==> flow/design.v <==
module comparator 
#(
  parameter DATA_WIDTH  = 16,
  parameter BINARY_TREE = 1,
  parameter NUM_INPUTS  = 16
)
(
  input  logic [NUM_INPUTS-1:0][DATA_WIDTH-1 : 0] cmp_ip,
  output logic [$clog2(NUM_INPUTS)-1 :0]  out
);
  generate if (BINARY_TREE == 0) begin
    always_comb begin
      out      = '0;
      for (int i =0; i < NUM_INPUTS; ++i) begin
        if (cmp_ip[i] > cmp_ip[out]) begin
          out      = i;
        end
      end
    end
  end else begin
    logic [$clog2(NUM_INPUTS)-1 : 0] out_stg[$clog2(NUM_INPUTS) + 1][NUM_INPUTS];
    logic [DATA_WIDTH-1 : 0]         cmp_stg[$clog2(NUM_INPUTS) + 1][NUM_INPUTS];
    always_comb begin
      for (int i = 0; i < NUM_INPUTS; i++) begin
        cmp_stg[0][i]  = cmp_ip[i];
        out_stg[0][i]  = i;
      end
      for (int i = 0;i < $clog2(NUM_INPUTS); i++) begin
        for (int j = 0;j < NUM_INPUTS; ++j) begin
          out_stg[i+1][j]    = 'X;
          cmp_stg[i+1][j]    = 'X;
        end
      end
      for (int i = 0;i < $clog2(NUM_INPUTS); i++) begin
        for (int j = 0;j < (NUM_INPUTS/2**i); j= j+2) begin
          if (cmp_stg[i][j] > cmp_stg[i][j+1]) begin
            out_stg[i+1][j/2]    = out_stg[i][j];
            cmp_stg[i+1][j/2]    = cmp_stg[i][j];
          end else begin
            out_stg[i+1][j/2]    = out_stg[i][j+1];
            cmp_stg[i+1][j/2]    = cmp_stg[i][j+1];
          end
        end
      end
      out   = out_stg[$clog2(NUM_INPUTS)][0];
    end
  end
  endgenerate
endmodule
module argmax16 (
  input  logic         clk,
  input  logic         rstn,        
  input  logic         in_valid,
  input  logic [255:0] in_data,     
  output logic         out_valid,
  output logic [3:0]   out_idx
);
  logic [255:0] data_q;
  logic         valid_q;
  logic [3:0]   idx_c;
  always_ff @(posedge clk or negedge rstn) begin
    if (!rstn) begin
      valid_q   <= 1'b0;
      out_valid <= 1'b0;
    end else begin
      valid_q   <= in_valid;
      out_valid <= valid_q;
    end
  end
  always_ff @(posedge clk) begin
    data_q  <= in_data;
    out_idx <= idx_c;
  end
  comparator #(
    .DATA_WIDTH  (16),
    .BINARY_TREE (1),
    .NUM_INPUTS  (16)
  ) u_cmp (
    .cmp_ip (data_q),
    .out    (idx_c)
  );
endmodule
Tool chain data of argmax16
The steps from the RTL of argmax16 to its reports follow in flow order.
Line numbers count from 1 in the design file above.
Not given: -

design
  design top = argmax16
  clock input = clk
  cell library = sky130hd
  corner = tt_025C_1v80

Word level
Source: Yosys, flattened and elaborated. Widths are those after wreduce; folded enables and synchronous resets count as part of the registers. Registers that Yosys merges into a memory's read port (data or address) are not register bits. Print and check cells do not count. Equal cells are merged and count once.

word-level totals
  register bits after elaboration = 262

operators by class
  multiplexer cells = 29
  magnitude comparators = 15

operators by type and width
  operator             number
  > comparator 16 bit  15
  two-way mux 16 bit   14
  two-way mux 2 bit    4
  two-way mux 1 bit    8
  two-way mux 3 bit    2
  two-way mux 4 bit    1

Logic depth
Depth = most cells in a row (Yosys ltp): at word level without a register or memory, in the mapped netlist without a sequential cell, where the memories' decode and read muxes count.

logic depth
  depth after elaboration = 8
  ABC_AREA = 1
  depth in mapped cells = 56
  mapped depth without buffers = 53

Netlist
Source: synth_stat.txt of the flow (Yosys; design flattened, memories mapped). It holds for the ABC_AREA given above (unset counts as 0); a run with the other value may have another netlist.

mapped netlist
  chip area (Yosys) = 15073.2 µm²
  flip-flop cells = 262
  mapped cells = 1993

cell types
  type                       number  area in all (µm²)
  sky130_fd_sc_hd__dfxtp_1   260     5.2E+03
  sky130_fd_sc_hd__ha_1      240     3002.88
  sky130_fd_sc_hd__nand2_1   509     1.91E+03
  sky130_fd_sc_hd__nand3_1   309     1.55E+03
  sky130_fd_sc_hd__inv_1     263     987.197
  sky130_fd_sc_hd__a21oi_1   105     525.504
  sky130_fd_sc_hd__and2_1    64      400.384
  sky130_fd_sc_hd__nor2_1    66      247.738
  sky130_fd_sc_hd__nand3b_1  30      225.216
  sky130_fd_sc_hd__o21ai_0   30      150.144
  sky130_fd_sc_hd__nand2_2   20      125.12
  sky130_fd_sc_hd__nand4_1   16      100.096
  sky130_fd_sc_hd__buf_4     13      97.594
  sky130_fd_sc_hd__o21a_1    11      82.579
  sky130_fd_sc_hd__buf_2     13      65.062
  sky130_fd_sc_hd__dfrtp_1   2       50.048
  sky130_fd_sc_hd__nand3_2   5       50.048
  sky130_fd_sc_hd__o21bai_1  6       45.043

Not listed: further types 14, cells in them 31.

Worst setup path after synthesis
Path of least setup slack by OpenSTA after synthesis, without wires, with an ideal clock, recovery checks aside; 20% of the period is set as input and as output delay. Where synthesis merged equal registers, the netlist keeps one of their names.

timing path post-synthesis
  path kind = reg2reg
  from = register data_q[59]
  to = register out_idx[0]
  path delay = 5.454 ns
  setup slack = 3.047 ns
  arrival = 5.340 ns
  clock period = 8.5 ns
  path buffers = 3
  stages on the path = 45
  synthesis period reached = 5.453 ns

"path delay" is the arrival time less input delay plus setup time.
"stages on the path" counts driving pins, that of a launching flip-flop among them; a cell with two outputs on the path counts twice.
"synthesis period reached" = period - worst setup slack (recovery checks aside). The figure is calculated, with input and output delays left at 20% of the set period.
Between the ends stands the longest chain of elaborated cells between them, by number of cells; it is not shown to be the way that was timed. Of several equally long chains one is given.
A line is the first line of the expression or statement that the cell stems from. Yosys adds cells for indexed reads and writes and turns some case tables into memories.

on the way, post-synthesis
  path through = sky130_fd_sc_hd__dfxtp_1 -> sky130_fd_sc_hd__inv_1 -> sky130_fd_sc_hd__ha_1 -> sky130_fd_sc_hd__a21oi_1 -> sky130_fd_sc_hd__o21ai_0 -> sky130_fd_sc_hd__a21oi_1 -> sky130_fd_sc_hd__nand2_2 -> sky130_fd_sc_hd__nand2_2 -> sky130_fd_sc_hd__buf_4 -> sky130_fd_sc_hd__nand2_1 -> sky130_fd_sc_hd__and2_1 -> sky130_fd_sc_hd__ha_1 -> sky130_fd_sc_hd__nand2_1 -> sky130_fd_sc_hd__nor2_1 -> sky130_fd_sc_hd__nand2_1 -> sky130_fd_sc_hd__inv_1 -> sky130_fd_sc_hd__nand2_1 -> sky130_fd_sc_hd__a21oi_2 -> [... 9 more ...] -> sky130_fd_sc_hd__nand2_1 -> sky130_fd_sc_hd__nand2_1 -> sky130_fd_sc_hd__nand2_1 -> sky130_fd_sc_hd__o21ai_2 -> sky130_fd_sc_hd__clkbuf_1 -> sky130_fd_sc_hd__nand3_1 -> sky130_fd_sc_hd__nand2_1 -> sky130_fd_sc_hd__ha_1 -> sky130_fd_sc_hd__nand2_1 -> sky130_fd_sc_hd__inv_1 -> sky130_fd_sc_hd__o21ai_0 -> sky130_fd_sc_hd__nand2_1 -> sky130_fd_sc_hd__a21oi_1 -> sky130_fd_sc_hd__nand2_1 -> sky130_fd_sc_hd__o21ai_1 -> sky130_fd_sc_hd__inv_1 -> sky130_fd_sc_hd__nand3_1 -> sky130_fd_sc_hd__nand2_1
  cells in the longest elaborated chain = 8
  elaborated cells between the ends (all ways) = 11
  RTL lines with such cells = 1
  classes of those cells = compare: 4; mux: 7

RTL lines, path post-synthesis
  what                 line  text
  from (decl)          58    logic [255:0] data_q;
  from (assign)        71    data_q  <= in_data;
  > comparator 16 bit  36    if (cmp_stg[i][j] > cmp_stg[i][j+1]) begin
  two-way mux 16 bit   36
  > comparator 16 bit  36
  two-way mux 16 bit   36
  > comparator 16 bit  36
  two-way mux 16 bit   36
  > comparator 16 bit  36
  two-way mux 4 bit    36
  to (assign)          72    out_idx <= idx_c;
  to (decl)            56    output logic [3:0]   out_idx

Some nets on the timed path still bear RTL names; the line given drives or declares the net.

nets with RTL names, path post-synthesis
  signal    line
  idx_c[3]  36

Worst path after layout
From the final timing report of flow run A: the path of least setup slack in the routed layout; clock arrival at registers is part of the times.

timing path after layout
  path kind = reg2reg
  from = register data_q[217]
  to = register out_idx[0]
  stages on the path = 44
  setup slack = 0.33 ns
  path buffers = 3
  arrival = 6.95 ns
  clock period = 6.89 ns

Between the ends stands the longest chain of elaborated cells between them, by number of cells; it is not shown to be the way that was timed. Of several equally long chains one is given.

on the way, after layout
  path through = sky130_fd_sc_hd__dfxtp_1 -> sky130_fd_sc_hd__inv_1 -> sky130_fd_sc_hd__ha_1 -> sky130_fd_sc_hd__nand2_1 -> sky130_fd_sc_hd__inv_1 -> sky130_fd_sc_hd__o21ai_0 -> sky130_fd_sc_hd__a21oi_1 -> sky130_fd_sc_hd__nor2_1 -> sky130_fd_sc_hd__nand2_4 -> sky130_fd_sc_hd__nand2_4 -> sky130_fd_sc_hd__buf_4 -> sky130_fd_sc_hd__nand2_1 -> sky130_fd_sc_hd__and2_1 -> sky130_fd_sc_hd__ha_1 -> sky130_fd_sc_hd__a21oi_1 -> sky130_fd_sc_hd__o21ai_0 -> sky130_fd_sc_hd__a21oi_1 -> sky130_fd_sc_hd__nand2_1 -> [... 8 more ...] -> sky130_fd_sc_hd__nand2_1 -> sky130_fd_sc_hd__nand2_1 -> sky130_fd_sc_hd__nand2_1 -> sky130_fd_sc_hd__a21oi_4 -> sky130_fd_sc_hd__buf_6 -> sky130_fd_sc_hd__nand3_1 -> sky130_fd_sc_hd__nand2_1 -> sky130_fd_sc_hd__ha_1 -> sky130_fd_sc_hd__nand2_1 -> sky130_fd_sc_hd__inv_1 -> sky130_fd_sc_hd__o21bai_1 -> sky130_fd_sc_hd__nand2_1 -> sky130_fd_sc_hd__a21oi_1 -> sky130_fd_sc_hd__nand2_1 -> sky130_fd_sc_hd__o21ai_4 -> sky130_fd_sc_hd__inv_1 -> sky130_fd_sc_hd__nand3_1 -> sky130_fd_sc_hd__nand2_1
  cells in the longest elaborated chain = 8
  elaborated cells between the ends (all ways) = 11
  RTL lines with such cells = 1
  classes of those cells = compare: 4; mux: 7

RTL lines, path after layout
  what                 line  text
  from (decl)          58    logic [255:0] data_q;
  from (assign)        71    data_q  <= in_data;
  > comparator 16 bit  36    if (cmp_stg[i][j] > cmp_stg[i][j+1]) begin
  two-way mux 16 bit   36
  > comparator 16 bit  36
  two-way mux 16 bit   36
  > comparator 16 bit  36
  two-way mux 16 bit   36
  > comparator 16 bit  36
  two-way mux 4 bit    36
  to (assign)          72    out_idx <= idx_c;
  to (decl)            56    output logic [3:0]   out_idx

Some nets on the timed path still bear RTL names; the line given drives or declares the net.

nets with RTL names, path after layout
  signal    line
  idx_c[3]  36

Hand-over note for argmax16

argmax16 through Yosys and OpenROAD on sky130hd: 5 stored runs, unordered, with their settings and measured results. The constraints put input and output delay at 20% of the set period each and load the outputs with 0.01 pF.
"period reached" means the clock period less the worst setup slack. The figure is calculated, with input and output delays left at 20% of the set period.
"time used up by the worst setup path" is the time allowed to the run's worst setup path (the clock period less input and output delay, where it has them) less its slack. Clock arrival times count: a late capture clock shortens it, a late launch clock lengthens it.
"power consumption": no workload was simulated; the value follows from the tool's default switching activity.
Among the settings, n/a means not set for that run.
Results: n/a = not shown.

setting or result                          flow run A  flow run B  flow run C  flow run D  flow run E
ABC_AREA                                   1           1           n/a         n/a         0
CAP_MARGIN                                 30          0           20          15          0
CORE_MARGIN                                8           10          2           2           10
CORE_UTILIZATION                           68          40          40          31          40
CTS_CLUSTER_DIAMETER                       243         n/a         n/a         301         n/a
CTS_CLUSTER_SIZE                           39          91          n/a         88          91
GPL_TIMING_DRIVEN                          0           0           n/a         n/a         0
MAX_ROUTING_LAYER                          met5        met4        n/a         n/a         met4
PLACE_DENSITY_LB_ADDON                     0.18        n/a         n/a         n/a         n/a
TNS_END_PERCENT                            55          n/a         n/a         45          55
period_ns                                  6.89        7.15        7.97        12.0        7.15
SLEW_MARGIN                                20          20          20          40          20
CELL_PAD_IN_SITES_GLOBAL_PLACEMENT         n/a         3           n/a         n/a         3
CORE_ASPECT_RATIO                          n/a         0.87        n/a         1.71        0.61
HOLD_SLACK_MARGIN                          n/a         0.05        n/a         n/a         0.05
SETUP_SLACK_MARGIN                         n/a         n/a         1.41        n/a         n/a
die area (µm²)                             27187.1     n/a         36063.9     46362.0     42626.6
total negative slack on setup checks (ns)  0.000       n/a         0.000       0.000       -0.307
period reached (ns)                        6.561       n/a         7.065       8.577       7.274
mapped cell area after synthesis (µm²)     15073.2     n/a         13824.5     13824.5     13824.5
standard-cell area after routing (µm²)     18535.3     n/a         20985.1     17244.0     19695.1
time used up by the worst setup path (ns)  6.56        n/a         7.06        8.58        7.27
worst setup path type                      reg2reg     n/a         reg2reg     reg2reg     reg2reg
power consumption (µW)                     5148        n/a         5470        2497        5485
worst hold slack in the final report (ns)  0.382       n/a         0.362       0.401       0.359
post-layout utilization (%)                84.9        n/a         61.2        39.0        57.4
worst setup slack after layout (ns)        0.329       n/a         0.905       3.423       -0.124

Flow run B: no results, placement failed with GPL-0301

End of note.
